==> flow/design.v <==
module booth2Encoder(
  input  [3:0] input_multiplier,
  output [1:0] output_X2,
  output [1:0] output_inv,
  output [1:0] output_set0
);
  wire [4:0] multiplier2 = {input_multiplier,1'h0};  
  wire [2:0] bits_0 = multiplier2[2:0];  
  wire [2:0] bits_1 = multiplier2[4:2];  
  wire  X2Bools_0 = ~(bits_0[0] ^ bits_0[1]);  
  wire  invBools_0 = bits_0[2];  
  wire [2:0] _set0Bools_0_T_1 = ~bits_0;  
  wire  set0Bools_0 = &bits_0 | &_set0Bools_0_T_1;  
  wire  X2Bools_1 = ~(bits_1[0] ^ bits_1[1]);  
  wire  invBools_1 = bits_1[2];  
  wire [2:0] _set0Bools_1_T_1 = ~bits_1;  
  wire  set0Bools_1 = &bits_1 | &_set0Bools_1_T_1;  
  assign output_X2 = {X2Bools_1,X2Bools_0};  
  assign output_inv = {invBools_1,invBools_0};  
  assign output_set0 = {set0Bools_1,set0Bools_0};  
endmodule
module ppGenerator(
  input        clock,
  input        reset,
  input  [3:0] inputData_multiplicand,
  input  [1:0] inputCtrl_X2,
  input  [1:0] inputCtrl_inv,
  input  [1:0] inputCtrl_Set0,
  output [7:0] outputData_pp_out_0,
  output [7:0] outputData_pp_out_1,
  output [7:0] outputData_sig_out
);
  reg [7:0] pp_0;  
  reg [7:0] pp_1;  
  reg [7:0] sign_com;  
  wire [4:0] _pp_X2_0_T_1 = {inputData_multiplicand,1'h0};  
  wire [4:0] _pp_X2_0_T_3 = {inputData_multiplicand[3],inputData_multiplicand};  
  wire [4:0] pp_X2_0 = inputCtrl_X2[0] ? _pp_X2_0_T_1 : _pp_X2_0_T_3;  
  wire [4:0] pp_set_0 = inputCtrl_Set0[0] ? 5'h0 : pp_X2_0;  
  wire [4:0] _pp_inv_0_T_1 = ~pp_set_0;  
  wire [4:0] pp_inv_0 = inputCtrl_inv[0] ? _pp_inv_0_T_1 : pp_set_0;  
  wire  E_inv_0 = inputCtrl_Set0[0] ? inputCtrl_inv[0] : inputCtrl_inv[0] ^ inputData_multiplicand[3];  
  wire  E_0 = ~E_inv_0;  
  wire [7:0] pp_temp_0 = {E_0,E_inv_0,E_inv_0,pp_inv_0};  
  wire [4:0] pp_X2_1 = inputCtrl_X2[1] ? _pp_X2_0_T_1 : _pp_X2_0_T_3;  
  wire [4:0] pp_set_1 = inputCtrl_Set0[1] ? 5'h0 : pp_X2_1;  
  wire [4:0] _pp_inv_1_T_1 = ~pp_set_1;  
  wire [4:0] pp_inv_1 = inputCtrl_inv[1] ? _pp_inv_1_T_1 : pp_set_1;  
  wire  E_inv_1 = inputCtrl_Set0[1] ? inputCtrl_inv[1] : inputCtrl_inv[1] ^ inputData_multiplicand[3];  
  wire  E_1 = ~E_inv_1;  
  wire [7:0] pp_temp_1 = {2'h1,E_1,pp_inv_1};  
  wire [7:0] _pp_1_T_2 = {pp_temp_1[5:0],1'h0,inputCtrl_inv[0]};  
  wire [3:0] _sign_com_T_1 = {1'h0,inputCtrl_inv[1],2'h0};  
  assign outputData_pp_out_0 = pp_0;  
  assign outputData_pp_out_1 = pp_1;  
  assign outputData_sig_out = sign_com;  
  always @(posedge clock) begin
    if (reset) begin  
      pp_0 <= 8'h0;  
    end else begin
      pp_0 <= pp_temp_0;  
    end
    if (reset) begin  
      pp_1 <= 8'h0;  
    end else begin
      pp_1 <= _pp_1_T_2;  
    end
    if (reset) begin  
      sign_com <= 8'h0;  
    end else begin
      sign_com <= {{4'd0}, _sign_com_T_1};  
    end
  end
endmodule
module RCA(
  input  [7:0] input_a_in,
  input  [7:0] input_b_in,
  output [7:0] output_S
);
  wire  g_comb_0 = input_a_in[0] & input_b_in[0];  
  wire  p_comb_0 = input_a_in[0] ^ input_b_in[0];  
  wire  g_comb_1 = input_a_in[1] & input_b_in[1];  
  wire  p_comb_1 = input_a_in[1] ^ input_b_in[1];  
  wire  s_comb_1 = p_comb_1 ^ g_comb_0;  
  wire  c_comb_2 = g_comb_0 & p_comb_1 | g_comb_1;  
  wire  g_comb_2 = input_a_in[2] & input_b_in[2];  
  wire  p_comb_2 = input_a_in[2] ^ input_b_in[2];  
  wire  s_comb_2 = p_comb_2 ^ c_comb_2;  
  wire  c_comb_3 = c_comb_2 & p_comb_2 | g_comb_2;  
  wire  g_comb_3 = input_a_in[3] & input_b_in[3];  
  wire  p_comb_3 = input_a_in[3] ^ input_b_in[3];  
  wire  s_comb_3 = p_comb_3 ^ c_comb_3;  
  wire  c_comb_4 = c_comb_3 & p_comb_3 | g_comb_3;  
  wire  g_comb_4 = input_a_in[4] & input_b_in[4];  
  wire  p_comb_4 = input_a_in[4] ^ input_b_in[4];  
  wire  s_comb_4 = p_comb_4 ^ c_comb_4;  
  wire  c_comb_5 = c_comb_4 & p_comb_4 | g_comb_4;  
  wire  g_comb_5 = input_a_in[5] & input_b_in[5];  
  wire  p_comb_5 = input_a_in[5] ^ input_b_in[5];  
  wire  s_comb_5 = p_comb_5 ^ c_comb_5;  
  wire  c_comb_6 = c_comb_5 & p_comb_5 | g_comb_5;  
  wire  g_comb_6 = input_a_in[6] & input_b_in[6];  
  wire  p_comb_6 = input_a_in[6] ^ input_b_in[6];  
  wire  s_comb_6 = p_comb_6 ^ c_comb_6;  
  wire  c_comb_7 = c_comb_6 & p_comb_6 | g_comb_6;  
  wire  p_comb_7 = input_a_in[7] ^ input_b_in[7];  
  wire  s_comb_7 = p_comb_7 ^ c_comb_7;  
  wire [3:0] output_S_lo = {s_comb_3,s_comb_2,s_comb_1,p_comb_0};  
  wire [3:0] output_S_hi = {s_comb_7,s_comb_6,s_comb_5,s_comb_4};  
  assign output_S = {output_S_hi,output_S_lo};  
endmodule
module pp_compressor3_2(
  input  [7:0] input_pp0_in,
  input  [7:0] input_pp1_in,
  input  [7:0] input_pp2_in,
  output [7:0] output_S,
  output [7:0] output_C
);
  wire  g_comb_0 = input_pp0_in[0] & input_pp1_in[0];  
  wire  p_comb_0 = input_pp0_in[0] ^ input_pp1_in[0];  
  wire  s_comb_0 = p_comb_0 ^ input_pp2_in[0];  
  wire  c_comb_0 = input_pp2_in[0] & p_comb_0 | g_comb_0;  
  wire  g_comb_1 = input_pp0_in[1] & input_pp1_in[1];  
  wire  p_comb_1 = input_pp0_in[1] ^ input_pp1_in[1];  
  wire  s_comb_1 = p_comb_1 ^ input_pp2_in[1];  
  wire  c_comb_1 = input_pp2_in[1] & p_comb_1 | g_comb_1;  
  wire  g_comb_2 = input_pp0_in[2] & input_pp1_in[2];  
  wire  p_comb_2 = input_pp0_in[2] ^ input_pp1_in[2];  
  wire  s_comb_2 = p_comb_2 ^ input_pp2_in[2];  
  wire  c_comb_2 = input_pp2_in[2] & p_comb_2 | g_comb_2;  
  wire  g_comb_3 = input_pp0_in[3] & input_pp1_in[3];  
  wire  p_comb_3 = input_pp0_in[3] ^ input_pp1_in[3];  
  wire  s_comb_3 = p_comb_3 ^ input_pp2_in[3];  
  wire  c_comb_3 = input_pp2_in[3] & p_comb_3 | g_comb_3;  
  wire  g_comb_4 = input_pp0_in[4] & input_pp1_in[4];  
  wire  p_comb_4 = input_pp0_in[4] ^ input_pp1_in[4];  
  wire  s_comb_4 = p_comb_4 ^ input_pp2_in[4];  
  wire  c_comb_4 = input_pp2_in[4] & p_comb_4 | g_comb_4;  
  wire  g_comb_5 = input_pp0_in[5] & input_pp1_in[5];  
  wire  p_comb_5 = input_pp0_in[5] ^ input_pp1_in[5];  
  wire  s_comb_5 = p_comb_5 ^ input_pp2_in[5];  
  wire  c_comb_5 = input_pp2_in[5] & p_comb_5 | g_comb_5;  
  wire  g_comb_6 = input_pp0_in[6] & input_pp1_in[6];  
  wire  p_comb_6 = input_pp0_in[6] ^ input_pp1_in[6];  
  wire  s_comb_6 = p_comb_6 ^ input_pp2_in[6];  
  wire  c_comb_6 = input_pp2_in[6] & p_comb_6 | g_comb_6;  
  wire  g_comb_7 = input_pp0_in[7] & input_pp1_in[7];  
  wire  p_comb_7 = input_pp0_in[7] ^ input_pp1_in[7];  
  wire  s_comb_7 = p_comb_7 ^ input_pp2_in[7];  
  wire  c_comb_7 = input_pp2_in[7] & p_comb_7 | g_comb_7;  
  wire [3:0] output_S_lo = {s_comb_3,s_comb_2,s_comb_1,s_comb_0};  
  wire [3:0] output_S_hi = {s_comb_7,s_comb_6,s_comb_5,s_comb_4};  
  wire [7:0] _output_C_T = {c_comb_7,c_comb_6,c_comb_5,c_comb_4,c_comb_3,c_comb_2,c_comb_1,c_comb_0};  
  assign output_S = {output_S_hi,output_S_lo};  
  assign output_C = {_output_C_T[6:0],1'h0};  
endmodule
module wallaceTree(
  input  [7:0] io_data_i_0,
  input  [7:0] io_data_i_1,
  input  [7:0] io_data_i_2,
  output [7:0] io_data_o
);
  wire [7:0] rca_input_a_in;  
  wire [7:0] rca_input_b_in;  
  wire [7:0] rca_output_S;  
  wire [7:0] layer1CSA_0_input_pp0_in;  
  wire [7:0] layer1CSA_0_input_pp1_in;  
  wire [7:0] layer1CSA_0_input_pp2_in;  
  wire [7:0] layer1CSA_0_output_S;  
  wire [7:0] layer1CSA_0_output_C;  
  RCA rca (  
    .input_a_in(rca_input_a_in),
    .input_b_in(rca_input_b_in),
    .output_S(rca_output_S)
  );
  pp_compressor3_2 layer1CSA_0 (  
    .input_pp0_in(layer1CSA_0_input_pp0_in),
    .input_pp1_in(layer1CSA_0_input_pp1_in),
    .input_pp2_in(layer1CSA_0_input_pp2_in),
    .output_S(layer1CSA_0_output_S),
    .output_C(layer1CSA_0_output_C)
  );
  assign io_data_o = rca_output_S;  
  assign rca_input_a_in = layer1CSA_0_output_S;  
  assign rca_input_b_in = layer1CSA_0_output_C;  
  assign layer1CSA_0_input_pp0_in = io_data_i_0;  
  assign layer1CSA_0_input_pp1_in = io_data_i_1;  
  assign layer1CSA_0_input_pp2_in = io_data_i_2;  
endmodule
module Multiplier(
  input        clock,
  input        reset,
  input  [3:0] input_multiplicand,
  input  [3:0] input_multiplier,
  output [7:0] output_product
);
  wire [3:0] booth2_encoder_input_multiplier;  
  wire [1:0] booth2_encoder_output_X2;  
  wire [1:0] booth2_encoder_output_inv;  
  wire [1:0] booth2_encoder_output_set0;  
  wire  pp_generator_clock;  
  wire  pp_generator_reset;  
  wire [3:0] pp_generator_inputData_multiplicand;  
  wire [1:0] pp_generator_inputCtrl_X2;  
  wire [1:0] pp_generator_inputCtrl_inv;  
  wire [1:0] pp_generator_inputCtrl_Set0;  
  wire [7:0] pp_generator_outputData_pp_out_0;  
  wire [7:0] pp_generator_outputData_pp_out_1;  
  wire [7:0] pp_generator_outputData_sig_out;  
  wire [7:0] wallace_tree_io_data_i_0;  
  wire [7:0] wallace_tree_io_data_i_1;  
  wire [7:0] wallace_tree_io_data_i_2;  
  wire [7:0] wallace_tree_io_data_o;  
  booth2Encoder booth2_encoder (  
    .input_multiplier(booth2_encoder_input_multiplier),
    .output_X2(booth2_encoder_output_X2),
    .output_inv(booth2_encoder_output_inv),
    .output_set0(booth2_encoder_output_set0)
  );
  ppGenerator pp_generator (  
    .clock(pp_generator_clock),
    .reset(pp_generator_reset),
    .inputData_multiplicand(pp_generator_inputData_multiplicand),
    .inputCtrl_X2(pp_generator_inputCtrl_X2),
    .inputCtrl_inv(pp_generator_inputCtrl_inv),
    .inputCtrl_Set0(pp_generator_inputCtrl_Set0),
    .outputData_pp_out_0(pp_generator_outputData_pp_out_0),
    .outputData_pp_out_1(pp_generator_outputData_pp_out_1),
    .outputData_sig_out(pp_generator_outputData_sig_out)
  );
  wallaceTree wallace_tree (  
    .io_data_i_0(wallace_tree_io_data_i_0),
    .io_data_i_1(wallace_tree_io_data_i_1),
    .io_data_i_2(wallace_tree_io_data_i_2),
    .io_data_o(wallace_tree_io_data_o)
  );
  assign output_product = wallace_tree_io_data_o;  
  assign booth2_encoder_input_multiplier = input_multiplier;  
  assign pp_generator_clock = clock;
  assign pp_generator_reset = reset;
  assign pp_generator_inputData_multiplicand = input_multiplicand;  
  assign pp_generator_inputCtrl_X2 = booth2_encoder_output_X2;  
  assign pp_generator_inputCtrl_inv = booth2_encoder_output_inv;  
  assign pp_generator_inputCtrl_Set0 = booth2_encoder_output_set0;  
  assign wallace_tree_io_data_i_0 = pp_generator_outputData_pp_out_0;  
  assign wallace_tree_io_data_i_1 = pp_generator_outputData_pp_out_1;  
  assign wallace_tree_io_data_i_2 = pp_generator_outputData_sig_out;  
endmodule
module RCA_1(
  input  [15:0] input_a_in,
  input  [15:0] input_b_in,
  output [15:0] output_S
);
  wire  g_comb_0 = input_a_in[0] & input_b_in[0];  
  wire  p_comb_0 = input_a_in[0] ^ input_b_in[0];  
  wire  g_comb_1 = input_a_in[1] & input_b_in[1];  
  wire  p_comb_1 = input_a_in[1] ^ input_b_in[1];  
  wire  s_comb_1 = p_comb_1 ^ g_comb_0;  
  wire  c_comb_2 = g_comb_0 & p_comb_1 | g_comb_1;  
  wire  g_comb_2 = input_a_in[2] & input_b_in[2];  
  wire  p_comb_2 = input_a_in[2] ^ input_b_in[2];  
  wire  s_comb_2 = p_comb_2 ^ c_comb_2;  
  wire  c_comb_3 = c_comb_2 & p_comb_2 | g_comb_2;  
  wire  g_comb_3 = input_a_in[3] & input_b_in[3];  
  wire  p_comb_3 = input_a_in[3] ^ input_b_in[3];  
  wire  s_comb_3 = p_comb_3 ^ c_comb_3;  
  wire  c_comb_4 = c_comb_3 & p_comb_3 | g_comb_3;  
  wire  g_comb_4 = input_a_in[4] & input_b_in[4];  
  wire  p_comb_4 = input_a_in[4] ^ input_b_in[4];  
  wire  s_comb_4 = p_comb_4 ^ c_comb_4;  
  wire  c_comb_5 = c_comb_4 & p_comb_4 | g_comb_4;  
  wire  g_comb_5 = input_a_in[5] & input_b_in[5];  
  wire  p_comb_5 = input_a_in[5] ^ input_b_in[5];  
  wire  s_comb_5 = p_comb_5 ^ c_comb_5;  
  wire  c_comb_6 = c_comb_5 & p_comb_5 | g_comb_5;  
  wire  g_comb_6 = input_a_in[6] & input_b_in[6];  
  wire  p_comb_6 = input_a_in[6] ^ input_b_in[6];  
  wire  s_comb_6 = p_comb_6 ^ c_comb_6;  
  wire  c_comb_7 = c_comb_6 & p_comb_6 | g_comb_6;  
  wire  g_comb_7 = input_a_in[7] & input_b_in[7];  
  wire  p_comb_7 = input_a_in[7] ^ input_b_in[7];  
  wire  s_comb_7 = p_comb_7 ^ c_comb_7;  
  wire  c_comb_8 = c_comb_7 & p_comb_7 | g_comb_7;  
  wire  g_comb_8 = input_a_in[8] & input_b_in[8];  
  wire  p_comb_8 = input_a_in[8] ^ input_b_in[8];  
  wire  s_comb_8 = p_comb_8 ^ c_comb_8;  
  wire  c_comb_9 = c_comb_8 & p_comb_8 | g_comb_8;  
  wire  g_comb_9 = input_a_in[9] & input_b_in[9];  
  wire  p_comb_9 = input_a_in[9] ^ input_b_in[9];  
  wire  s_comb_9 = p_comb_9 ^ c_comb_9;  
  wire  c_comb_10 = c_comb_9 & p_comb_9 | g_comb_9;  
  wire  g_comb_10 = input_a_in[10] & input_b_in[10];  
  wire  p_comb_10 = input_a_in[10] ^ input_b_in[10];  
  wire  s_comb_10 = p_comb_10 ^ c_comb_10;  
  wire  c_comb_11 = c_comb_10 & p_comb_10 | g_comb_10;  
  wire  g_comb_11 = input_a_in[11] & input_b_in[11];  
  wire  p_comb_11 = input_a_in[11] ^ input_b_in[11];  
  wire  s_comb_11 = p_comb_11 ^ c_comb_11;  
  wire  c_comb_12 = c_comb_11 & p_comb_11 | g_comb_11;  
  wire  g_comb_12 = input_a_in[12] & input_b_in[12];  
  wire  p_comb_12 = input_a_in[12] ^ input_b_in[12];  
  wire  s_comb_12 = p_comb_12 ^ c_comb_12;  
  wire  c_comb_13 = c_comb_12 & p_comb_12 | g_comb_12;  
  wire  g_comb_13 = input_a_in[13] & input_b_in[13];  
  wire  p_comb_13 = input_a_in[13] ^ input_b_in[13];  
  wire  s_comb_13 = p_comb_13 ^ c_comb_13;  
  wire  c_comb_14 = c_comb_13 & p_comb_13 | g_comb_13;  
  wire  g_comb_14 = input_a_in[14] & input_b_in[14];  
  wire  p_comb_14 = input_a_in[14] ^ input_b_in[14];  
  wire  s_comb_14 = p_comb_14 ^ c_comb_14;  
  wire  c_comb_15 = c_comb_14 & p_comb_14 | g_comb_14;  
  wire  p_comb_15 = input_a_in[15] ^ input_b_in[15];  
  wire  s_comb_15 = p_comb_15 ^ c_comb_15;  
  wire [7:0] output_S_lo = {s_comb_7,s_comb_6,s_comb_5,s_comb_4,s_comb_3,s_comb_2,s_comb_1,p_comb_0};  
  wire [7:0] output_S_hi = {s_comb_15,s_comb_14,s_comb_13,s_comb_12,s_comb_11,s_comb_10,s_comb_9,s_comb_8};  
  assign output_S = {output_S_hi,output_S_lo};  
endmodule
module MacUnit(
  input         clock,
  input         reset,
  input  [3:0]  io_in_a,
  input  [3:0]  io_in_b,
  input  [15:0] io_in_c,
  output [15:0] io_out_c
);
  wire  mul_clock;  
  wire  mul_reset;  
  wire [3:0] mul_input_multiplicand;  
  wire [3:0] mul_input_multiplier;  
  wire [7:0] mul_output_product;  
  wire [15:0] rca_input_a_in;  
  wire [15:0] rca_input_b_in;  
  wire [15:0] rca_output_S;  
  wire [7:0] _rca_input_a_in_T_2 = mul_output_product[7] ? 8'hff : 8'h0;  
  Multiplier mul (  
    .clock(mul_clock),
    .reset(mul_reset),
    .input_multiplicand(mul_input_multiplicand),
    .input_multiplier(mul_input_multiplier),
    .output_product(mul_output_product)
  );
  RCA_1 rca (  
    .input_a_in(rca_input_a_in),
    .input_b_in(rca_input_b_in),
    .output_S(rca_output_S)
  );
  assign io_out_c = rca_output_S;  
  assign mul_clock = clock;
  assign mul_reset = reset;
  assign mul_input_multiplicand = io_in_a;  
  assign mul_input_multiplier = io_in_b;  
  assign rca_input_a_in = {_rca_input_a_in_T_2,mul_output_product};  
  assign rca_input_b_in = io_in_c;  
endmodule
module PE(
  input         clock,
  input         reset,
  input         io_in_control_done,
  input  [3:0]  io_in_a,
  input  [3:0]  io_in_b,
  input  [15:0] io_in_c,
  output        io_out_control_done,
  output [3:0]  io_out_a,
  output [3:0]  io_out_b,
  output [15:0] io_out_c
);
  wire  mac_clock;  
  wire  mac_reset;  
  wire [3:0] mac_io_in_a;  
  wire [3:0] mac_io_in_b;  
  wire [15:0] mac_io_in_c;  
  wire [15:0] mac_io_out_c;  
  reg [3:0] a_reg;  
  reg [3:0] b_reg;  
  reg [15:0] c_reg;  
  MacUnit mac (  
    .clock(mac_clock),
    .reset(mac_reset),
    .io_in_a(mac_io_in_a),
    .io_in_b(mac_io_in_b),
    .io_in_c(mac_io_in_c),
    .io_out_c(mac_io_out_c)
  );
  assign io_out_control_done = io_in_control_done;  
  assign io_out_a = a_reg;  
  assign io_out_b = b_reg;  
  assign io_out_c = c_reg;  
  assign mac_clock = clock;
  assign mac_reset = reset;
  assign mac_io_in_a = io_in_a;  
  assign mac_io_in_b = io_in_b;  
  assign mac_io_in_c = c_reg;  
  always @(posedge clock) begin
    if (reset) begin  
      a_reg <= 4'h0;  
    end else begin
      a_reg <= io_in_a;  
    end
    if (reset) begin  
      b_reg <= 4'h0;  
    end else begin
      b_reg <= io_in_b;  
    end
    if (reset) begin  
      c_reg <= 16'h0;  
    end else if (io_in_control_done) begin  
      c_reg <= io_in_c;
    end else begin
      c_reg <= mac_io_out_c;
    end
  end
endmodule
module PE_2(
  input         clock,
  input         reset,
  input         io_in_control_done,
  input  [3:0]  io_in_a,
  input  [3:0]  io_in_b,
  input  [15:0] io_in_c,
  output [3:0]  io_out_a,
  output [15:0] io_out_c
);
  wire  mac_clock;  
  wire  mac_reset;  
  wire [3:0] mac_io_in_a;  
  wire [3:0] mac_io_in_b;  
  wire [15:0] mac_io_in_c;  
  wire [15:0] mac_io_out_c;  
  reg [3:0] a_reg;  
  reg [15:0] c_reg;  
  MacUnit mac (  
    .clock(mac_clock),
    .reset(mac_reset),
    .io_in_a(mac_io_in_a),
    .io_in_b(mac_io_in_b),
    .io_in_c(mac_io_in_c),
    .io_out_c(mac_io_out_c)
  );
  assign io_out_a = a_reg;  
  assign io_out_c = c_reg;  
  assign mac_clock = clock;
  assign mac_reset = reset;
  assign mac_io_in_a = io_in_a;  
  assign mac_io_in_b = io_in_b;  
  assign mac_io_in_c = c_reg;  
  always @(posedge clock) begin
    if (reset) begin  
      a_reg <= 4'h0;  
    end else begin
      a_reg <= io_in_a;  
    end
    if (reset) begin  
      c_reg <= 16'h0;  
    end else if (io_in_control_done) begin  
      c_reg <= io_in_c;
    end else begin
      c_reg <= mac_io_out_c;
    end
  end
endmodule
module SystolicArray(
  input         clock,
  input         reset,
  input         io_in_control_0_done,
  input         io_in_control_1_done,
  input  [3:0]  io_in_a_0,
  input  [3:0]  io_in_a_1,
  input  [3:0]  io_in_b_0,
  input  [3:0]  io_in_b_1,
  input  [15:0] io_in_c_0,
  input  [15:0] io_in_c_1,
  output [15:0] io_out_c_0,
  output [15:0] io_out_c_1
);
  wire  sa_0_0_clock;  
  wire  sa_0_0_reset;  
  wire  sa_0_0_io_in_control_done;  
  wire [3:0] sa_0_0_io_in_a;  
  wire [3:0] sa_0_0_io_in_b;  
  wire [15:0] sa_0_0_io_in_c;  
  wire  sa_0_0_io_out_control_done;  
  wire [3:0] sa_0_0_io_out_a;  
  wire [3:0] sa_0_0_io_out_b;  
  wire [15:0] sa_0_0_io_out_c;  
  wire  sa_0_1_clock;  
  wire  sa_0_1_reset;  
  wire  sa_0_1_io_in_control_done;  
  wire [3:0] sa_0_1_io_in_a;  
  wire [3:0] sa_0_1_io_in_b;  
  wire [15:0] sa_0_1_io_in_c;  
  wire  sa_0_1_io_out_control_done;  
  wire [3:0] sa_0_1_io_out_a;  
  wire [3:0] sa_0_1_io_out_b;  
  wire [15:0] sa_0_1_io_out_c;  
  wire  sa_1_0_clock;  
  wire  sa_1_0_reset;  
  wire  sa_1_0_io_in_control_done;  
  wire [3:0] sa_1_0_io_in_a;  
  wire [3:0] sa_1_0_io_in_b;  
  wire [15:0] sa_1_0_io_in_c;  
  wire [3:0] sa_1_0_io_out_a;  
  wire [15:0] sa_1_0_io_out_c;  
  wire  sa_1_1_clock;  
  wire  sa_1_1_reset;  
  wire  sa_1_1_io_in_control_done;  
  wire [3:0] sa_1_1_io_in_a;  
  wire [3:0] sa_1_1_io_in_b;  
  wire [15:0] sa_1_1_io_in_c;  
  wire [3:0] sa_1_1_io_out_a;  
  wire [15:0] sa_1_1_io_out_c;  
  PE sa_0_0 (  
    .clock(sa_0_0_clock),
    .reset(sa_0_0_reset),
    .io_in_control_done(sa_0_0_io_in_control_done),
    .io_in_a(sa_0_0_io_in_a),
    .io_in_b(sa_0_0_io_in_b),
    .io_in_c(sa_0_0_io_in_c),
    .io_out_control_done(sa_0_0_io_out_control_done),
    .io_out_a(sa_0_0_io_out_a),
    .io_out_b(sa_0_0_io_out_b),
    .io_out_c(sa_0_0_io_out_c)
  );
  PE sa_0_1 (  
    .clock(sa_0_1_clock),
    .reset(sa_0_1_reset),
    .io_in_control_done(sa_0_1_io_in_control_done),
    .io_in_a(sa_0_1_io_in_a),
    .io_in_b(sa_0_1_io_in_b),
    .io_in_c(sa_0_1_io_in_c),
    .io_out_control_done(sa_0_1_io_out_control_done),
    .io_out_a(sa_0_1_io_out_a),
    .io_out_b(sa_0_1_io_out_b),
    .io_out_c(sa_0_1_io_out_c)
  );
  PE_2 sa_1_0 (  
    .clock(sa_1_0_clock),
    .reset(sa_1_0_reset),
    .io_in_control_done(sa_1_0_io_in_control_done),
    .io_in_a(sa_1_0_io_in_a),
    .io_in_b(sa_1_0_io_in_b),
    .io_in_c(sa_1_0_io_in_c),
    .io_out_a(sa_1_0_io_out_a),
    .io_out_c(sa_1_0_io_out_c)
  );
  PE_2 sa_1_1 (  
    .clock(sa_1_1_clock),
    .reset(sa_1_1_reset),
    .io_in_control_done(sa_1_1_io_in_control_done),
    .io_in_a(sa_1_1_io_in_a),
    .io_in_b(sa_1_1_io_in_b),
    .io_in_c(sa_1_1_io_in_c),
    .io_out_a(sa_1_1_io_out_a),
    .io_out_c(sa_1_1_io_out_c)
  );
  assign io_out_c_0 = sa_1_0_io_out_c;  
  assign io_out_c_1 = sa_1_1_io_out_c;  
  assign sa_0_0_clock = clock;
  assign sa_0_0_reset = reset;
  assign sa_0_0_io_in_control_done = io_in_control_0_done;  
  assign sa_0_0_io_in_a = io_in_a_0;  
  assign sa_0_0_io_in_b = io_in_b_0;  
  assign sa_0_0_io_in_c = io_in_c_0;  
  assign sa_0_1_clock = clock;
  assign sa_0_1_reset = reset;
  assign sa_0_1_io_in_control_done = io_in_control_1_done;  
  assign sa_0_1_io_in_a = sa_0_0_io_out_a;  
  assign sa_0_1_io_in_b = io_in_b_1;  
  assign sa_0_1_io_in_c = io_in_c_1;  
  assign sa_1_0_clock = clock;
  assign sa_1_0_reset = reset;
  assign sa_1_0_io_in_control_done = sa_0_0_io_out_control_done;  
  assign sa_1_0_io_in_a = io_in_a_1;  
  assign sa_1_0_io_in_b = sa_0_0_io_out_b;  
  assign sa_1_0_io_in_c = sa_0_0_io_out_c;  
  assign sa_1_1_clock = clock;
  assign sa_1_1_reset = reset;
  assign sa_1_1_io_in_control_done = sa_0_1_io_out_control_done;  
  assign sa_1_1_io_in_a = sa_1_0_io_out_a;  
  assign sa_1_1_io_in_b = sa_0_1_io_out_b;  
  assign sa_1_1_io_in_c = sa_0_1_io_out_c;  
endmodule
module GlobalCounter(
  input   clock,
  input   reset,
  input   io_start,
  output  io_tick
);
  reg [2:0] count;  
  wire  tick = count == 3'h4;  
  reg  enable;  
  wire  _GEN_0 = tick ? 1'h0 : enable;  
  wire  _GEN_1 = io_start | _GEN_0;  
  wire [2:0] _count_T_1 = count + 3'h1;  
  assign io_tick = count == 3'h4;  
  always @(posedge clock) begin
    if (reset) begin  
      count <= 3'h0;  
    end else if (enable) begin  
      if (count != 3'h4) begin  
        count <= _count_T_1;  
      end else begin
        count <= 3'h0;  
      end
    end
    if (reset) begin  
      enable <= 1'h0;  
    end else begin
      enable <= _GEN_1;
    end
  end
endmodule
module GlobalCounter_1(
  input   clock,
  input   reset,
  input   io_start,
  output  io_tick
);
  reg  count;  
  reg  enable;  
  wire  _GEN_0 = count ? 1'h0 : enable;  
  wire  _GEN_1 = io_start | _GEN_0;  
  wire  _GEN_2 = ~count & count + 1'h1;  
  assign io_tick = count;  
  always @(posedge clock) begin
    if (reset) begin  
      count <= 1'h0;  
    end else if (enable) begin  
      count <= _GEN_2;
    end
    if (reset) begin  
      enable <= 1'h0;  
    end else begin
      enable <= _GEN_1;
    end
  end
endmodule
module Controller(
  input   clock,
  input   reset,
  input   io_ctrl_cal_start,
  input   io_ctrl_in_done,
  input   io_ctrl_ibh_full,
  input   io_ctrl_ibv_full,
  input   io_ctrl_ibh_empty,
  input   io_ctrl_ibv_empty,
  input   io_ctrl_pre_valid,
  input   io_ctrl_post_ready,
  input   io_ctrl_ob_empty,
  output  io_ctrl_pre_ready,
  output  io_ctrl_post_valid,
  output  io_ctrl_ib_data_in,
  output  io_ctrl_ib_data_out,
  output  io_ctrl_cal_done,
  output  io_ctrl_ob_ready
);
  wire  cal_gc_clock;  
  wire  cal_gc_reset;  
  wire  cal_gc_io_start;  
  wire  cal_gc_io_tick;  
  wire  out_gc_clock;  
  wire  out_gc_reset;  
  wire  out_gc_io_start;  
  wire  out_gc_io_tick;  
  reg [1:0] state;  
  reg  in_done_r;  
  reg  isIdle;  
  reg  delay_ctrl_ib_data_in;  
  reg  delay_ctrl_ib_data_out;  
  reg  cal_done_r;  
  reg  out_done_r;  
  wire  ctrl_ib_data_in_w = io_ctrl_ibh_empty & io_ctrl_ibv_empty & io_ctrl_pre_valid;  
  wire  _GEN_0 = io_ctrl_ib_data_out ? 1'h0 : in_done_r;  
  wire  _GEN_1 = io_ctrl_in_done | _GEN_0;  
  wire  ctrl_ib_data_out_w = in_done_r & isIdle & io_ctrl_ob_empty;  
  wire  _GEN_2 = cal_gc_io_tick | cal_done_r;  
  wire  _GEN_3 = out_gc_io_tick | out_done_r;  
  wire  _GEN_5 = io_ctrl_cal_start ? 1'h0 : isIdle;  
  wire [1:0] _GEN_7 = io_ctrl_post_ready ? 2'h0 : state;  
  wire  _GEN_8 = io_ctrl_post_ready | isIdle;  
  wire  _GEN_9 = io_ctrl_post_ready ? 1'h0 : _GEN_2;  
  wire  _GEN_10 = io_ctrl_post_ready ? 1'h0 : _GEN_3;  
  wire [1:0] _GEN_11 = out_done_r ? _GEN_7 : state;  
  wire  _GEN_12 = out_done_r ? _GEN_8 : isIdle;  
  wire  _GEN_13 = out_done_r ? _GEN_9 : _GEN_2;  
  wire  _GEN_14 = out_done_r ? _GEN_10 : _GEN_3;  
  wire  _GEN_16 = state == 2'h2 ? _GEN_12 : isIdle;  
  wire  _GEN_20 = state == 2'h1 ? isIdle : _GEN_16;  
  wire  _GEN_24 = state == 2'h0 ? _GEN_5 : _GEN_20;  
  GlobalCounter cal_gc (  
    .clock(cal_gc_clock),
    .reset(cal_gc_reset),
    .io_start(cal_gc_io_start),
    .io_tick(cal_gc_io_tick)
  );
  GlobalCounter_1 out_gc (  
    .clock(out_gc_clock),
    .reset(out_gc_reset),
    .io_start(out_gc_io_start),
    .io_tick(out_gc_io_tick)
  );
  assign io_ctrl_pre_ready = ~io_ctrl_ibh_full & ~io_ctrl_ibv_full;  
  assign io_ctrl_post_valid = ~io_ctrl_ob_empty;  
  assign io_ctrl_ib_data_in = ~delay_ctrl_ib_data_in & ctrl_ib_data_in_w;  
  assign io_ctrl_ib_data_out = ~delay_ctrl_ib_data_out & ctrl_ib_data_out_w;  
  assign io_ctrl_cal_done = cal_done_r;  
  assign io_ctrl_ob_ready = cal_done_r & ~out_done_r;  
  assign cal_gc_clock = clock;
  assign cal_gc_reset = reset;
  assign cal_gc_io_start = io_ctrl_cal_start;  
  assign out_gc_clock = clock;
  assign out_gc_reset = reset;
  assign out_gc_io_start = cal_gc_io_tick;  
  always @(posedge clock) begin
    if (reset) begin  
      state <= 2'h0;  
    end else if (state == 2'h0) begin  
      if (io_ctrl_cal_start) begin  
        state <= 2'h1;  
      end
    end else if (state == 2'h1) begin  
      if (cal_done_r) begin  
        state <= 2'h2;  
      end
    end else if (state == 2'h2) begin  
      state <= _GEN_11;
    end
    if (reset) begin  
      in_done_r <= 1'h0;  
    end else begin
      in_done_r <= _GEN_1;
    end
    isIdle <= reset | _GEN_24;  
    if (reset) begin  
      delay_ctrl_ib_data_in <= 1'h0;  
    end else begin
      delay_ctrl_ib_data_in <= ctrl_ib_data_in_w;  
    end
    if (reset) begin  
      delay_ctrl_ib_data_out <= 1'h0;  
    end else begin
      delay_ctrl_ib_data_out <= ctrl_ib_data_out_w;  
    end
    if (reset) begin  
      cal_done_r <= 1'h0;  
    end else if (state == 2'h0) begin  
      cal_done_r <= _GEN_2;
    end else if (state == 2'h1) begin  
      cal_done_r <= _GEN_2;
    end else if (state == 2'h2) begin  
      cal_done_r <= _GEN_13;
    end else begin
      cal_done_r <= _GEN_2;
    end
    if (reset) begin  
      out_done_r <= 1'h0;  
    end else if (state == 2'h0) begin  
      out_done_r <= _GEN_3;
    end else if (state == 2'h1) begin  
      out_done_r <= _GEN_3;
    end else if (state == 2'h2) begin  
      out_done_r <= _GEN_14;
    end else begin
      out_done_r <= _GEN_3;
    end
  end
endmodule
module SyncFIFO(
  input        clock,
  input        reset,
  input        io_enq,
  input        io_deq,
  input  [3:0] io_enqData,
  output [3:0] io_deqData,
  output       io_full,
  output       io_empty
);
  reg [3:0] mem_0;  
  reg [3:0] mem_1;  
  reg [1:0] readPtr;  
  reg [1:0] writePtr;  
  wire  isEmpty = readPtr == writePtr;  
  wire  _isFull_T_1 = ~writePtr[1];  
  wire [1:0] _isFull_T_3 = {_isFull_T_1,writePtr[0]};  
  wire  isFull = readPtr == _isFull_T_3;  
  wire [1:0] _writePtr_T_1 = writePtr + 2'h1;  
  wire [1:0] _readPtr_T_1 = readPtr + 2'h1;  
  wire [3:0] _GEN_6 = readPtr[0] ? mem_1 : mem_0;  
  assign io_deqData = io_deq & ~isEmpty ? _GEN_6 : 4'h0;  
  assign io_full = readPtr == _isFull_T_3;  
  assign io_empty = readPtr == writePtr;  
  always @(posedge clock) begin
    if (reset) begin  
      mem_0 <= 4'h0;  
    end else if (io_enq & ~isFull) begin  
      if (~writePtr[0]) begin  
        mem_0 <= io_enqData;  
      end
    end
    if (reset) begin  
      mem_1 <= 4'h0;  
    end else if (io_enq & ~isFull) begin  
      if (writePtr[0]) begin  
        mem_1 <= io_enqData;  
      end
    end
    if (reset) begin  
      readPtr <= 2'h0;  
    end else if (io_deq & ~isEmpty) begin  
      readPtr <= _readPtr_T_1;  
    end
    if (reset) begin  
      writePtr <= 2'h0;  
    end else if (io_enq & ~isFull) begin  
      writePtr <= _writePtr_T_1;  
    end
  end
endmodule
module InputBuffer(
  input        clock,
  input        reset,
  input        io_ctrl_data_in,
  input        io_ctrl_data_out,
  input        io_ctrl_data_valid,
  input  [3:0] io_data_in_0,
  input  [3:0] io_data_in_1,
  output [3:0] io_data_out_0,
  output [3:0] io_data_out_1,
  output       io_all_full,
  output       io_all_empty,
  output       io_data_in_done,
  output       io_cal_start
);
  wire  data_queue_0_clock;  
  wire  data_queue_0_reset;  
  wire  data_queue_0_io_enq;  
  wire  data_queue_0_io_deq;  
  wire [3:0] data_queue_0_io_enqData;  
  wire [3:0] data_queue_0_io_deqData;  
  wire  data_queue_0_io_full;  
  wire  data_queue_0_io_empty;  
  wire  data_queue_1_clock;  
  wire  data_queue_1_reset;  
  wire  data_queue_1_io_enq;  
  wire  data_queue_1_io_deq;  
  wire [3:0] data_queue_1_io_enqData;  
  wire [3:0] data_queue_1_io_deqData;  
  wire  data_queue_1_io_full;  
  wire  data_queue_1_io_empty;  
  reg  delay_count_0;  
  reg  delay_count_1;  
  reg [1:0] deq_count_0;  
  reg [1:0] deq_count_1;  
  reg [1:0] state;  
  reg  cal_start_r;  
  wire  _data_queue_0_io_enq_T = state == 2'h0;  
  wire  _data_queue_0_io_enq_T_2 = state == 2'h1;  
  wire  _data_queue_0_io_deq_T_3 = deq_count_0 != 2'h0;  
  wire  _data_queue_1_io_deq_T_3 = deq_count_1 != 2'h0;  
  wire  allFull = data_queue_0_io_full & data_queue_1_io_full;  
  wire  allEmpty = data_queue_0_io_empty & data_queue_1_io_empty;  
  wire [1:0] _state_T = io_ctrl_data_out ? 2'h2 : 2'h0;  
  wire [1:0] _deq_count_0_T_1 = deq_count_0 - 2'h1;  
  wire [1:0] _deq_count_1_T_1 = deq_count_1 - 2'h1;  
  wire  _GEN_10 = delay_count_1 ? delay_count_1 - 1'h1 : delay_count_1;  
  wire  _GEN_12 = _data_queue_0_io_enq_T_2 & allFull;  
  wire  _GEN_17 = _data_queue_0_io_enq_T_2 ? delay_count_1 : _GEN_10;  
  SyncFIFO data_queue_0 (  
    .clock(data_queue_0_clock),
    .reset(data_queue_0_reset),
    .io_enq(data_queue_0_io_enq),
    .io_deq(data_queue_0_io_deq),
    .io_enqData(data_queue_0_io_enqData),
    .io_deqData(data_queue_0_io_deqData),
    .io_full(data_queue_0_io_full),
    .io_empty(data_queue_0_io_empty)
  );
  SyncFIFO data_queue_1 (  
    .clock(data_queue_1_clock),
    .reset(data_queue_1_reset),
    .io_enq(data_queue_1_io_enq),
    .io_deq(data_queue_1_io_deq),
    .io_enqData(data_queue_1_io_enqData),
    .io_deqData(data_queue_1_io_deqData),
    .io_full(data_queue_1_io_full),
    .io_empty(data_queue_1_io_empty)
  );
  assign io_data_out_0 = data_queue_0_io_deqData;  
  assign io_data_out_1 = data_queue_1_io_deqData;  
  assign io_all_full = data_queue_0_io_full & data_queue_1_io_full;  
  assign io_all_empty = data_queue_0_io_empty & data_queue_1_io_empty;  
  assign io_data_in_done = _data_queue_0_io_enq_T ? 1'h0 : _GEN_12;  
  assign io_cal_start = cal_start_r;  
  assign data_queue_0_clock = clock;
  assign data_queue_0_reset = reset;
  assign data_queue_0_io_enq = (state == 2'h0 & io_ctrl_data_in | state == 2'h1) & io_ctrl_data_valid;  
  assign data_queue_0_io_deq = state == 2'h2 & ~delay_count_0 & deq_count_0 != 2'h0;  
  assign data_queue_0_io_enqData = io_data_in_0;  
  assign data_queue_1_clock = clock;
  assign data_queue_1_reset = reset;
  assign data_queue_1_io_enq = (state == 2'h0 & io_ctrl_data_in | state == 2'h1) & io_ctrl_data_valid;  
  assign data_queue_1_io_deq = state == 2'h2 & ~delay_count_1 & deq_count_1 != 2'h0;  
  assign data_queue_1_io_enqData = io_data_in_1;  
  always @(posedge clock) begin
    if (_data_queue_0_io_enq_T) begin  
      delay_count_0 <= 1'h0;  
    end else if (!(_data_queue_0_io_enq_T_2)) begin  
      if (delay_count_0) begin  
        delay_count_0 <= delay_count_0 - 1'h1;  
      end
    end
    delay_count_1 <= _data_queue_0_io_enq_T | _GEN_17;  
    if (_data_queue_0_io_enq_T) begin  
      deq_count_0 <= 2'h2;  
    end else if (!(_data_queue_0_io_enq_T_2)) begin  
      if (!(delay_count_0)) begin  
        if (_data_queue_0_io_deq_T_3) begin  
          deq_count_0 <= _deq_count_0_T_1;  
        end
      end
    end
    if (_data_queue_0_io_enq_T) begin  
      deq_count_1 <= 2'h2;  
    end else if (!(_data_queue_0_io_enq_T_2)) begin  
      if (!(delay_count_1)) begin  
        if (_data_queue_1_io_deq_T_3) begin  
          deq_count_1 <= _deq_count_1_T_1;  
        end
      end
    end
    if (reset) begin  
      state <= 2'h0;  
    end else if (_data_queue_0_io_enq_T) begin  
      if (io_ctrl_data_in) begin  
        state <= 2'h1;  
      end else if (io_ctrl_data_out) begin  
        state <= 2'h2;  
      end
    end else if (_data_queue_0_io_enq_T_2) begin  
      if (allFull) begin  
        state <= _state_T;  
      end
    end else if (allEmpty) begin  
      state <= 2'h0;  
    end
    if (reset) begin  
      cal_start_r <= 1'h0;  
    end else begin
      cal_start_r <= io_ctrl_data_out;  
    end
  end
endmodule
module SyncFIFO_4(
  input         clock,
  input         reset,
  input         io_enq,
  input         io_deq,
  input  [15:0] io_enqData,
  output [15:0] io_deqData,
  output        io_empty
);
  reg [15:0] mem_0;  
  reg [15:0] mem_1;  
  reg [1:0] readPtr;  
  reg [1:0] writePtr;  
  wire  isEmpty = readPtr == writePtr;  
  wire  _isFull_T_1 = ~writePtr[1];  
  wire [1:0] _isFull_T_3 = {_isFull_T_1,writePtr[0]};  
  wire  isFull = readPtr == _isFull_T_3;  
  wire [1:0] _writePtr_T_1 = writePtr + 2'h1;  
  wire [1:0] _readPtr_T_1 = readPtr + 2'h1;  
  wire [15:0] _GEN_6 = readPtr[0] ? mem_1 : mem_0;  
  assign io_deqData = io_deq & ~isEmpty ? _GEN_6 : 16'h0;  
  assign io_empty = readPtr == writePtr;  
  always @(posedge clock) begin
    if (reset) begin  
      mem_0 <= 16'h0;  
    end else if (io_enq & ~isFull) begin  
      if (~writePtr[0]) begin  
        mem_0 <= io_enqData;  
      end
    end
    if (reset) begin  
      mem_1 <= 16'h0;  
    end else if (io_enq & ~isFull) begin  
      if (writePtr[0]) begin  
        mem_1 <= io_enqData;  
      end
    end
    if (reset) begin  
      readPtr <= 2'h0;  
    end else if (io_deq & ~isEmpty) begin  
      readPtr <= _readPtr_T_1;  
    end
    if (reset) begin  
      writePtr <= 2'h0;  
    end else if (io_enq & ~isFull) begin  
      writePtr <= _writePtr_T_1;  
    end
  end
endmodule
module OutputBuffer(
  input         clock,
  input         reset,
  input         io_ctrl_valid,
  input         io_ctrl_ready,
  input         io_ctrl_ob_ready,
  input  [15:0] io_data_in_0,
  input  [15:0] io_data_in_1,
  output [15:0] io_data_out_0,
  output [15:0] io_data_out_1,
  output        io_all_empty
);
  wire  data_queue_0_clock;  
  wire  data_queue_0_reset;  
  wire  data_queue_0_io_enq;  
  wire  data_queue_0_io_deq;  
  wire [15:0] data_queue_0_io_enqData;  
  wire [15:0] data_queue_0_io_deqData;  
  wire  data_queue_0_io_empty;  
  wire  data_queue_1_clock;  
  wire  data_queue_1_reset;  
  wire  data_queue_1_io_enq;  
  wire  data_queue_1_io_deq;  
  wire [15:0] data_queue_1_io_enqData;  
  wire [15:0] data_queue_1_io_deqData;  
  wire  data_queue_1_io_empty;  
  SyncFIFO_4 data_queue_0 (  
    .clock(data_queue_0_clock),
    .reset(data_queue_0_reset),
    .io_enq(data_queue_0_io_enq),
    .io_deq(data_queue_0_io_deq),
    .io_enqData(data_queue_0_io_enqData),
    .io_deqData(data_queue_0_io_deqData),
    .io_empty(data_queue_0_io_empty)
  );
  SyncFIFO_4 data_queue_1 (  
    .clock(data_queue_1_clock),
    .reset(data_queue_1_reset),
    .io_enq(data_queue_1_io_enq),
    .io_deq(data_queue_1_io_deq),
    .io_enqData(data_queue_1_io_enqData),
    .io_deqData(data_queue_1_io_deqData),
    .io_empty(data_queue_1_io_empty)
  );
  assign io_data_out_0 = data_queue_0_io_deqData;  
  assign io_data_out_1 = data_queue_1_io_deqData;  
  assign io_all_empty = data_queue_0_io_empty & data_queue_1_io_empty;  
  assign data_queue_0_clock = clock;
  assign data_queue_0_reset = reset;
  assign data_queue_0_io_enq = io_ctrl_ob_ready;  
  assign data_queue_0_io_deq = io_ctrl_valid & io_ctrl_ready;  
  assign data_queue_0_io_enqData = io_data_in_0;  
  assign data_queue_1_clock = clock;
  assign data_queue_1_reset = reset;
  assign data_queue_1_io_enq = io_ctrl_ob_ready;  
  assign data_queue_1_io_deq = io_ctrl_valid & io_ctrl_ready;  
  assign data_queue_1_io_enqData = io_data_in_1;  
endmodule
module top(
  input         clock,
  input         reset,
  input         io_in_valid,
  input         io_in_ready,
  input  [3:0]  io_in_a_0,
  input  [3:0]  io_in_a_1,
  input  [3:0]  io_in_b_0,
  input  [3:0]  io_in_b_1,
  input  [15:0] io_in_c_0,
  input  [15:0] io_in_c_1,
  output        io_out_valid,
  output        io_out_ready,
  output [15:0] io_out_c_0,
  output [15:0] io_out_c_1
);
  wire  sa_clock;  
  wire  sa_reset;  
  wire  sa_io_in_control_0_done;  
  wire  sa_io_in_control_1_done;  
  wire [3:0] sa_io_in_a_0;  
  wire [3:0] sa_io_in_a_1;  
  wire [3:0] sa_io_in_b_0;  
  wire [3:0] sa_io_in_b_1;  
  wire [15:0] sa_io_in_c_0;  
  wire [15:0] sa_io_in_c_1;  
  wire [15:0] sa_io_out_c_0;  
  wire [15:0] sa_io_out_c_1;  
  wire  controller_clock;  
  wire  controller_reset;  
  wire  controller_io_ctrl_cal_start;  
  wire  controller_io_ctrl_in_done;  
  wire  controller_io_ctrl_ibh_full;  
  wire  controller_io_ctrl_ibv_full;  
  wire  controller_io_ctrl_ibh_empty;  
  wire  controller_io_ctrl_ibv_empty;  
  wire  controller_io_ctrl_pre_valid;  
  wire  controller_io_ctrl_post_ready;  
  wire  controller_io_ctrl_ob_empty;  
  wire  controller_io_ctrl_pre_ready;  
  wire  controller_io_ctrl_post_valid;  
  wire  controller_io_ctrl_ib_data_in;  
  wire  controller_io_ctrl_ib_data_out;  
  wire  controller_io_ctrl_cal_done;  
  wire  controller_io_ctrl_ob_ready;  
  wire  inBuffer_h_clock;  
  wire  inBuffer_h_reset;  
  wire  inBuffer_h_io_ctrl_data_in;  
  wire  inBuffer_h_io_ctrl_data_out;  
  wire  inBuffer_h_io_ctrl_data_valid;  
  wire [3:0] inBuffer_h_io_data_in_0;  
  wire [3:0] inBuffer_h_io_data_in_1;  
  wire [3:0] inBuffer_h_io_data_out_0;  
  wire [3:0] inBuffer_h_io_data_out_1;  
  wire  inBuffer_h_io_all_full;  
  wire  inBuffer_h_io_all_empty;  
  wire  inBuffer_h_io_data_in_done;  
  wire  inBuffer_h_io_cal_start;  
  wire  inBuffer_v_clock;  
  wire  inBuffer_v_reset;  
  wire  inBuffer_v_io_ctrl_data_in;  
  wire  inBuffer_v_io_ctrl_data_out;  
  wire  inBuffer_v_io_ctrl_data_valid;  
  wire [3:0] inBuffer_v_io_data_in_0;  
  wire [3:0] inBuffer_v_io_data_in_1;  
  wire [3:0] inBuffer_v_io_data_out_0;  
  wire [3:0] inBuffer_v_io_data_out_1;  
  wire  inBuffer_v_io_all_full;  
  wire  inBuffer_v_io_all_empty;  
  wire  inBuffer_v_io_data_in_done;  
  wire  inBuffer_v_io_cal_start;  
  wire  outBuffer_clock;  
  wire  outBuffer_reset;  
  wire  outBuffer_io_ctrl_valid;  
  wire  outBuffer_io_ctrl_ready;  
  wire  outBuffer_io_ctrl_ob_ready;  
  wire [15:0] outBuffer_io_data_in_0;  
  wire [15:0] outBuffer_io_data_in_1;  
  wire [15:0] outBuffer_io_data_out_0;  
  wire [15:0] outBuffer_io_data_out_1;  
  wire  outBuffer_io_all_empty;  
  SystolicArray sa (  
    .clock(sa_clock),
    .reset(sa_reset),
    .io_in_control_0_done(sa_io_in_control_0_done),
    .io_in_control_1_done(sa_io_in_control_1_done),
    .io_in_a_0(sa_io_in_a_0),
    .io_in_a_1(sa_io_in_a_1),
    .io_in_b_0(sa_io_in_b_0),
    .io_in_b_1(sa_io_in_b_1),
    .io_in_c_0(sa_io_in_c_0),
    .io_in_c_1(sa_io_in_c_1),
    .io_out_c_0(sa_io_out_c_0),
    .io_out_c_1(sa_io_out_c_1)
  );
  Controller controller (  
    .clock(controller_clock),
    .reset(controller_reset),
    .io_ctrl_cal_start(controller_io_ctrl_cal_start),
    .io_ctrl_in_done(controller_io_ctrl_in_done),
    .io_ctrl_ibh_full(controller_io_ctrl_ibh_full),
    .io_ctrl_ibv_full(controller_io_ctrl_ibv_full),
    .io_ctrl_ibh_empty(controller_io_ctrl_ibh_empty),
    .io_ctrl_ibv_empty(controller_io_ctrl_ibv_empty),
    .io_ctrl_pre_valid(controller_io_ctrl_pre_valid),
    .io_ctrl_post_ready(controller_io_ctrl_post_ready),
    .io_ctrl_ob_empty(controller_io_ctrl_ob_empty),
    .io_ctrl_pre_ready(controller_io_ctrl_pre_ready),
    .io_ctrl_post_valid(controller_io_ctrl_post_valid),
    .io_ctrl_ib_data_in(controller_io_ctrl_ib_data_in),
    .io_ctrl_ib_data_out(controller_io_ctrl_ib_data_out),
    .io_ctrl_cal_done(controller_io_ctrl_cal_done),
    .io_ctrl_ob_ready(controller_io_ctrl_ob_ready)
  );
  InputBuffer inBuffer_h (  
    .clock(inBuffer_h_clock),
    .reset(inBuffer_h_reset),
    .io_ctrl_data_in(inBuffer_h_io_ctrl_data_in),
    .io_ctrl_data_out(inBuffer_h_io_ctrl_data_out),
    .io_ctrl_data_valid(inBuffer_h_io_ctrl_data_valid),
    .io_data_in_0(inBuffer_h_io_data_in_0),
    .io_data_in_1(inBuffer_h_io_data_in_1),
    .io_data_out_0(inBuffer_h_io_data_out_0),
    .io_data_out_1(inBuffer_h_io_data_out_1),
    .io_all_full(inBuffer_h_io_all_full),
    .io_all_empty(inBuffer_h_io_all_empty),
    .io_data_in_done(inBuffer_h_io_data_in_done),
    .io_cal_start(inBuffer_h_io_cal_start)
  );
  InputBuffer inBuffer_v (  
    .clock(inBuffer_v_clock),
    .reset(inBuffer_v_reset),
    .io_ctrl_data_in(inBuffer_v_io_ctrl_data_in),
    .io_ctrl_data_out(inBuffer_v_io_ctrl_data_out),
    .io_ctrl_data_valid(inBuffer_v_io_ctrl_data_valid),
    .io_data_in_0(inBuffer_v_io_data_in_0),
    .io_data_in_1(inBuffer_v_io_data_in_1),
    .io_data_out_0(inBuffer_v_io_data_out_0),
    .io_data_out_1(inBuffer_v_io_data_out_1),
    .io_all_full(inBuffer_v_io_all_full),
    .io_all_empty(inBuffer_v_io_all_empty),
    .io_data_in_done(inBuffer_v_io_data_in_done),
    .io_cal_start(inBuffer_v_io_cal_start)
  );
  OutputBuffer outBuffer (  
    .clock(outBuffer_clock),
    .reset(outBuffer_reset),
    .io_ctrl_valid(outBuffer_io_ctrl_valid),
    .io_ctrl_ready(outBuffer_io_ctrl_ready),
    .io_ctrl_ob_ready(outBuffer_io_ctrl_ob_ready),
    .io_data_in_0(outBuffer_io_data_in_0),
    .io_data_in_1(outBuffer_io_data_in_1),
    .io_data_out_0(outBuffer_io_data_out_0),
    .io_data_out_1(outBuffer_io_data_out_1),
    .io_all_empty(outBuffer_io_all_empty)
  );
  assign io_out_valid = controller_io_ctrl_post_valid;  
  assign io_out_ready = controller_io_ctrl_pre_ready;  
  assign io_out_c_0 = outBuffer_io_data_out_0;  
  assign io_out_c_1 = outBuffer_io_data_out_1;  
  assign sa_clock = clock;
  assign sa_reset = reset;
  assign sa_io_in_control_0_done = controller_io_ctrl_cal_done;  
  assign sa_io_in_control_1_done = controller_io_ctrl_cal_done;  
  assign sa_io_in_a_0 = inBuffer_h_io_data_out_0;  
  assign sa_io_in_a_1 = inBuffer_h_io_data_out_1;  
  assign sa_io_in_b_0 = inBuffer_v_io_data_out_0;  
  assign sa_io_in_b_1 = inBuffer_v_io_data_out_1;  
  assign sa_io_in_c_0 = io_in_c_0;  
  assign sa_io_in_c_1 = io_in_c_1;  
  assign controller_clock = clock;
  assign controller_reset = reset;
  assign controller_io_ctrl_cal_start = inBuffer_h_io_cal_start & inBuffer_v_io_cal_start;  
  assign controller_io_ctrl_in_done = inBuffer_h_io_data_in_done & inBuffer_v_io_data_in_done;  
  assign controller_io_ctrl_ibh_full = inBuffer_h_io_all_full;  
  assign controller_io_ctrl_ibv_full = inBuffer_v_io_all_full;  
  assign controller_io_ctrl_ibh_empty = inBuffer_h_io_all_empty;  
  assign controller_io_ctrl_ibv_empty = inBuffer_v_io_all_empty;  
  assign controller_io_ctrl_pre_valid = io_in_valid;  
  assign controller_io_ctrl_post_ready = io_in_ready;  
  assign controller_io_ctrl_ob_empty = outBuffer_io_all_empty;  
  assign inBuffer_h_clock = clock;
  assign inBuffer_h_reset = reset;
  assign inBuffer_h_io_ctrl_data_in = controller_io_ctrl_ib_data_in;  
  assign inBuffer_h_io_ctrl_data_out = controller_io_ctrl_ib_data_out;  
  assign inBuffer_h_io_ctrl_data_valid = io_in_valid;  
  assign inBuffer_h_io_data_in_0 = io_in_a_0;  
  assign inBuffer_h_io_data_in_1 = io_in_a_1;  
  assign inBuffer_v_clock = clock;
  assign inBuffer_v_reset = reset;
  assign inBuffer_v_io_ctrl_data_in = controller_io_ctrl_ib_data_in;  
  assign inBuffer_v_io_ctrl_data_out = controller_io_ctrl_ib_data_out;  
  assign inBuffer_v_io_ctrl_data_valid = io_in_valid;  
  assign inBuffer_v_io_data_in_0 = io_in_b_0;  
  assign inBuffer_v_io_data_in_1 = io_in_b_1;  
  assign outBuffer_clock = clock;
  assign outBuffer_reset = reset;
  assign outBuffer_io_ctrl_valid = controller_io_ctrl_post_valid;  
  assign outBuffer_io_ctrl_ready = controller_io_ctrl_post_ready;  
  assign outBuffer_io_ctrl_ob_ready = controller_io_ctrl_ob_ready;  
  assign outBuffer_io_data_in_0 = sa_io_out_c_0;  
  assign outBuffer_io_data_in_1 = sa_io_out_c_1;  
endmodule
module axis_matmul2x2(
    input                       clk             ,
    input                       rst             ,
    input                       s_axis_tvalid   ,
    input     [31 : 0]          s_axis_tdata    ,
    input                       s_axis_tlast    ,
    output                      s_axis_tready   ,
    output                      m_axis_tvalid   ,
    output    [31 : 0]          m_axis_tdata    ,
    output                      m_axis_tlast    ,
    input                       m_axis_tready   
);
    wire [3:0]  io_in_a_0;
    wire [3:0]  io_in_a_1;
    wire [3:0]  io_in_b_0;
    wire [3:0]  io_in_b_1;
    wire [15:0] io_out_c_0;
    wire [15:0] io_out_c_1;
    assign io_in_a_0 = s_axis_tdata[00+:4];
    assign io_in_a_1 = s_axis_tdata[08+:4];
    assign io_in_b_0 = s_axis_tdata[16+:4];
    assign io_in_b_1 = s_axis_tdata[24+:4];
    assign m_axis_tdata = {io_out_c_1,io_out_c_0};
    assign m_axis_tlast = m_axis_tvalid;
    top u_top(
        .clock        (clk              ),
        .reset        (rst              ),
        .io_in_valid  (s_axis_tvalid    ),
        .io_out_ready (s_axis_tready    ),
        .io_in_a_0    (io_in_a_0        ),
        .io_in_a_1    (io_in_a_1        ),
        .io_in_b_0    (io_in_b_0        ),
        .io_in_b_1    (io_in_b_1        ),
        .io_in_c_0    (16'b0            ),
        .io_in_c_1    (16'b0            ),
        .io_out_valid (m_axis_tvalid    ),
        .io_in_ready  (m_axis_tready    ),
        .io_out_c_0   (io_out_c_0       ),
        .io_out_c_1   (io_out_c_1       )
    );
endmodule
Reports on axis_matmul2x2
The steps from the RTL of axis_matmul2x2 to its reports follow in flow order.
Line numbers count from 1 in the design file above.
Library cell names are shortened.
{"block": "inputs", "top_module": "axis_matmul2x2", "clk_port": "clk", "library": "sky130hd", "lib_corner": "tt_025C_1v80"}

After elaboration
Counts by Yosys on the flattened word-level netlist (proc, flatten, opt, wreduce; memories kept). Register bits leave out memories and registers merged into their read ports (data or address). Print and check cells are left out.
{"block": "word_totals", "output_inout_bits": 35, "inputBits": 37, "ff_bits": 327, "word_cells": 951}
{"block": "op_classes", "bitwise": 690, "mux": 95, "eq_ne": 26, "n_addsub": 22, "reduce_and_logical": 44}

Logic depth
Depth = most cells in a row (Yosys ltp): at word level without a register or memory, in the mapped netlist without a sequential cell, where the memories' decode and read muxes count.
{"block": "logic_depth", "word_depth": 35, "ABC_AREA": 0, "ltp_mapped": 24, "mapped_depth_nobuf": 24}

Synthesis result
Yosys stat after the flow's synthesis: flattened, memories mapped to cells. It holds for the ABC_AREA given above (unset counts as 0); a run with the other value may have another netlist.
Totals and module areas in this step are rounded.
{"block": "types", "cell": "dfxtp_1", "count": 288, "area_total_um2": 5765.53}
{"block": "types", "cell": "fa_1", "count": 76, "area_total_um2": 1.52E+03}
{"block": "types", "cell": "mux2i_1", "count": 149, "area_total_um2": 1491.43}
{"block": "types", "cell": "nor2_1", "count": 269, "area_total_um2": 1.01E+03}
{"block": "types", "cell": "ha_1", "count": 46, "area_total_um2": 575.552}
Other cell types: 55; their cells: 620.
{"block": "mapped", "buffers": 66, "area_um2": 14000, "cell_count": 1448, "seq_area_um2": 5800, "ffs": 288}
By module: a second synthesis without flattening, with its own total; a netlist apart from the flattened one above.
{"block": "unflattened", "hier_cells": 1688, "area_unflattened_um2": 17000}
Each row is one instance without its submodules.
{"block": "by_module", "module": "SyncFIFO_4", "mod_area_um2": 1600, "instances": 2, "cells": 160}
{"block": "by_module", "module": "SyncFIFO", "mod_area_um2": 710, "instances": 4, "cells": 85}
{"block": "by_module", "module": "ppGenerator", "mod_area_um2": 660, "instances": 4, "cells": 65}
Modules not listed: 17.

Path before layout
OpenSTA on the mapped netlist: ideal clock, no wires. The path of least setup slack (recovery checks aside). Input and output delay are each 20% of the period. Register names are those of the netlist, which keeps one name where synthesis merged equal registers.
{"block": "synth_timing", "path_type": "reg2reg", "startpoint": "register u_top.sa.sa_1_1.mac.mul.pp_generator.pp_0[0]", "endpoint": "register u_top.sa.sa_1_1.c_reg[15]", "delay_ns": 6.845, "driving_pins": 22, "arrival_ns": 6.717, "required_ns": 7.372, "path_slack_ns": 0.656, "period_ns": 7.5, "launch_ns": 0.000, "period_less_setup_slack_ns": 6.844}
"delay_ns" = arrival - input delay + setup time.
"driving_pins" counts driving pins, that of a launching flip-flop among them; a cell with two outputs on the path counts twice.
"period_less_setup_slack_ns" is the clock period less the worst setup slack; recovery checks do not enter. This is arithmetic on one report: input and output delays are still those of the set period (20% each).
Between the ends stands the longest chain of elaborated cells between them, by number of cells; it is not shown to be the way that was timed. Of several equally long chains one is given.
Each line given opens the expression or statement behind the cell; cells for indexed reads and writes are added by Yosys, which also makes memories of some case tables.
At most two assigning lines are given for a register; there are more.
{"block": "synth_via", "elab_chain_cells": 35, "cone_cells": 84, "lines_between": 64}
{"block": "synth_rtl", "element": "start, declared", "line": 33, "source": "reg [7:0] pp_0;"}
{"block": "synth_rtl", "element": "start, assigned", "line": 59, "source": "pp_0 <= 8'h0;"}
{"block": "synth_rtl", "element": "start, assigned", "line": 61, "source": "pp_0 <= pp_temp_0;"}
{"block": "synth_rtl", "element": "1-bit XOR", "line": 120, "source": "wire  p_comb_0 = input_pp0_in[0] ^ input_pp1_in[0];"}
{"block": "synth_rtl", "element": "1-bit bitwise AND", "line": 122, "source": "wire  c_comb_0 = input_pp2_in[0] & p_comb_0 | g_comb_0;"}
{"block": "synth_rtl", "element": "[... 32 more ...]"}
{"block": "synth_rtl", "element": "16-bit two-way mux", "line": 454, "source": "end else if (io_in_control_done) begin"}
{"block": "synth_rtl", "element": "end, assigned", "line": 455, "source": "c_reg <= io_in_c;"}
{"block": "synth_rtl", "element": "end, assigned", "line": 457, "source": "c_reg <= mac_io_out_c;"}
{"block": "synth_rtl", "element": "end, declared", "line": 430, "source": "reg [15:0] c_reg;"}

Worst path after layout
From the final timing report of stored run 1: the path of least setup slack in the routed layout; clock arrival at registers is part of the times.
{"block": "layout_timing", "path_type": "reg2reg", "startpoint": "register u_top.sa.sa_1_0.mac.mul.pp_generator.pp_0[2]", "endpoint": "register u_top.sa.sa_1_0.c_reg[15]", "arrival_ns": 6.78, "launch_ns": 0.54, "path_slack_ns": -2.18, "required_ns": 4.61, "driving_pins": 21, "period_ns": 4.19}
Between the ends stands the longest chain of elaborated cells between them, by number of cells; it is not shown to be the way that was timed. Of several equally long chains one is given.
At most two assigning lines are given for a register; there are more.
{"block": "layout_via", "elab_chain_cells": 33, "cone_cells": 81, "lines_between": 62}
{"block": "layout_rtl", "element": "start, declared", "line": 33, "source": "reg [7:0] pp_0;"}
{"block": "layout_rtl", "element": "start, assigned", "line": 59, "source": "pp_0 <= 8'h0;"}
{"block": "layout_rtl", "element": "start, assigned", "line": 61, "source": "pp_0 <= pp_temp_0;"}
{"block": "layout_rtl", "element": "1-bit XOR", "line": 128, "source": "wire  p_comb_2 = input_pp0_in[2] ^ input_pp1_in[2];"}
{"block": "layout_rtl", "element": "1-bit XOR", "line": 129, "source": "wire  s_comb_2 = p_comb_2 ^ input_pp2_in[2];"}
{"block": "layout_rtl", "element": "[... 30 more ...]"}
{"block": "layout_rtl", "element": "16-bit two-way mux", "line": 454, "source": "end else if (io_in_control_done) begin"}
{"block": "layout_rtl", "element": "end, assigned", "line": 455, "source": "c_reg <= io_in_c;"}
{"block": "layout_rtl", "element": "end, assigned", "line": 457, "source": "c_reg <= mac_io_out_c;"}
{"block": "layout_rtl", "element": "end, declared", "line": 430, "source": "reg [15:0] c_reg;"}

Subject: axis_matmul2x2 on sky130hd, stored results

Hello all,

Measured results for axis_matmul2x2: 5 stored runs of the Yosys and OpenROAD flow on sky130hd. The settings differ; the order carries no meaning. The constraints put input and output delay at 20% of the set period each and load the outputs with 0.01 pF.
"achieved_clock_period_ns": clock period set for the run, less the worst setup slack. It is reckoned from that one timing run; input and output delays stay at 20% of the period that was set.
"critical_path_time_ns" is the time allowed to the run's worst setup path (the clock period less input and output delay, where it has them) less its slack. Clock arrival times count: a late capture clock shortens it, a late launch clock lengthens it.
By "final_power_uw" is meant OpenSTA's value without simulated activity: inputs other than the clock are taken to toggle once in ten clock periods, and the tool carries that through the logic.
The results are shown rounded.

{"run": "stored run 1", "settings": { "CORE_MARGIN": 4, "CORE_UTILIZATION": 51, "GPL_ROUTABILITY_DRIVEN": 1, "HOLD_SLACK_MARGIN": -0.07, "MAX_ROUTING_LAYER": "met5", "MIN_ROUTING_LAYER": "met2", "PLACE_DENSITY_LB_ADDON": 0.24, "period_ns": 4.19, "CAP_MARGIN": 20, "SLEW_MARGIN": 20 }, "results": { "achieved_clock_period_ns": 6.369, "worstSetupSlack_ns": -2.2, "final_power_uw": 7500, "post_route_stdcell_area_um2": 16000, "critical_path_time_ns": 6.37, "timing.worst_path_kind": "reg2reg", "fin_tns_ns": -36, "ws_hold_ns": 0.46, "layout_utilization_pct": 61, "synth_area_um2": 14000, "total_die_area_um2": 30000 }}
{"run": "stored run 2", "settings": { "ABC_AREA": 0, "CELL_PAD_IN_SITES_GLOBAL_PLACEMENT": 3, "CORE_ASPECT_RATIO": 1.29, "CORE_MARGIN": 7, "CORE_UTILIZATION": 52, "CTS_CLUSTER_DIAMETER": 57, "CTS_CLUSTER_SIZE": 22, "HOLD_SLACK_MARGIN": 0.07, "PLACE_DENSITY": 0.47, "SLEW_MARGIN": 10, "period_ns": 10.0, "CAP_MARGIN": 20 }, "outcome": "unfinished; error GPL-0301 in placement"}
{"run": "stored run 3", "settings": { "CORE_UTILIZATION": 40, "SETUP_SLACK_MARGIN": 1.08, "period_ns": 7.16, "CAP_MARGIN": 20, "CORE_MARGIN": 2, "SLEW_MARGIN": 20 }, "results": { "critical_path_time_ns": 6.44, "timing.worst_path_kind": "reg2reg", "ws_hold_ns": 0.45, "total_die_area_um2": 36000, "fin_tns_ns": 0.000, "layout_utilization_pct": 48, "synth_area_um2": 14000, "post_route_stdcell_area_um2": 16000, "achieved_clock_period_ns": 6.435, "worstSetupSlack_ns": 0.72, "final_power_uw": 4600 }}
{"run": "stored run 4", "settings": { "CELL_PAD_IN_SITES_DETAIL_PLACEMENT": 1, "CELL_PAD_IN_SITES_GLOBAL_PLACEMENT": 1, "CORE_MARGIN": 10, "CORE_UTILIZATION": 47, "GPL_ROUTABILITY_DRIVEN": 0, "PLACE_DENSITY": 0.87, "TNS_END_PERCENT": 85, "period_ns": 7.83, "CAP_MARGIN": 20, "SLEW_MARGIN": 20 }, "results": { "final_power_uw": 4200, "total_die_area_um2": 37000, "synth_area_um2": 14000, "fin_tns_ns": 0.000, "achieved_clock_period_ns": 7.504, "layout_utilization_pct": 54, "post_route_stdcell_area_um2": 16000, "worstSetupSlack_ns": 0.33, "ws_hold_ns": 0.47, "critical_path_time_ns": 7.50, "timing.worst_path_kind": "reg2reg" }}
{"run": "stored run 5", "settings": { "CORE_MARGIN": 7, "HOLD_SLACK_MARGIN": 0.07, "period_ns": 6.48, "CAP_MARGIN": 20, "CORE_UTILIZATION": 40, "SLEW_MARGIN": 20 }, "results": { "critical_path_time_ns": 6.47, "timing.worst_path_kind": "reg2reg", "worstSetupSlack_ns": 0.013, "synth_area_um2": 14000, "layout_utilization_pct": 48, "total_die_area_um2": 40000, "final_power_uw": 5000, "ws_hold_ns": 0.46, "fin_tns_ns": 0.000, "post_route_stdcell_area_um2": 16000, "achieved_clock_period_ns": 6.467 }}

Thanks
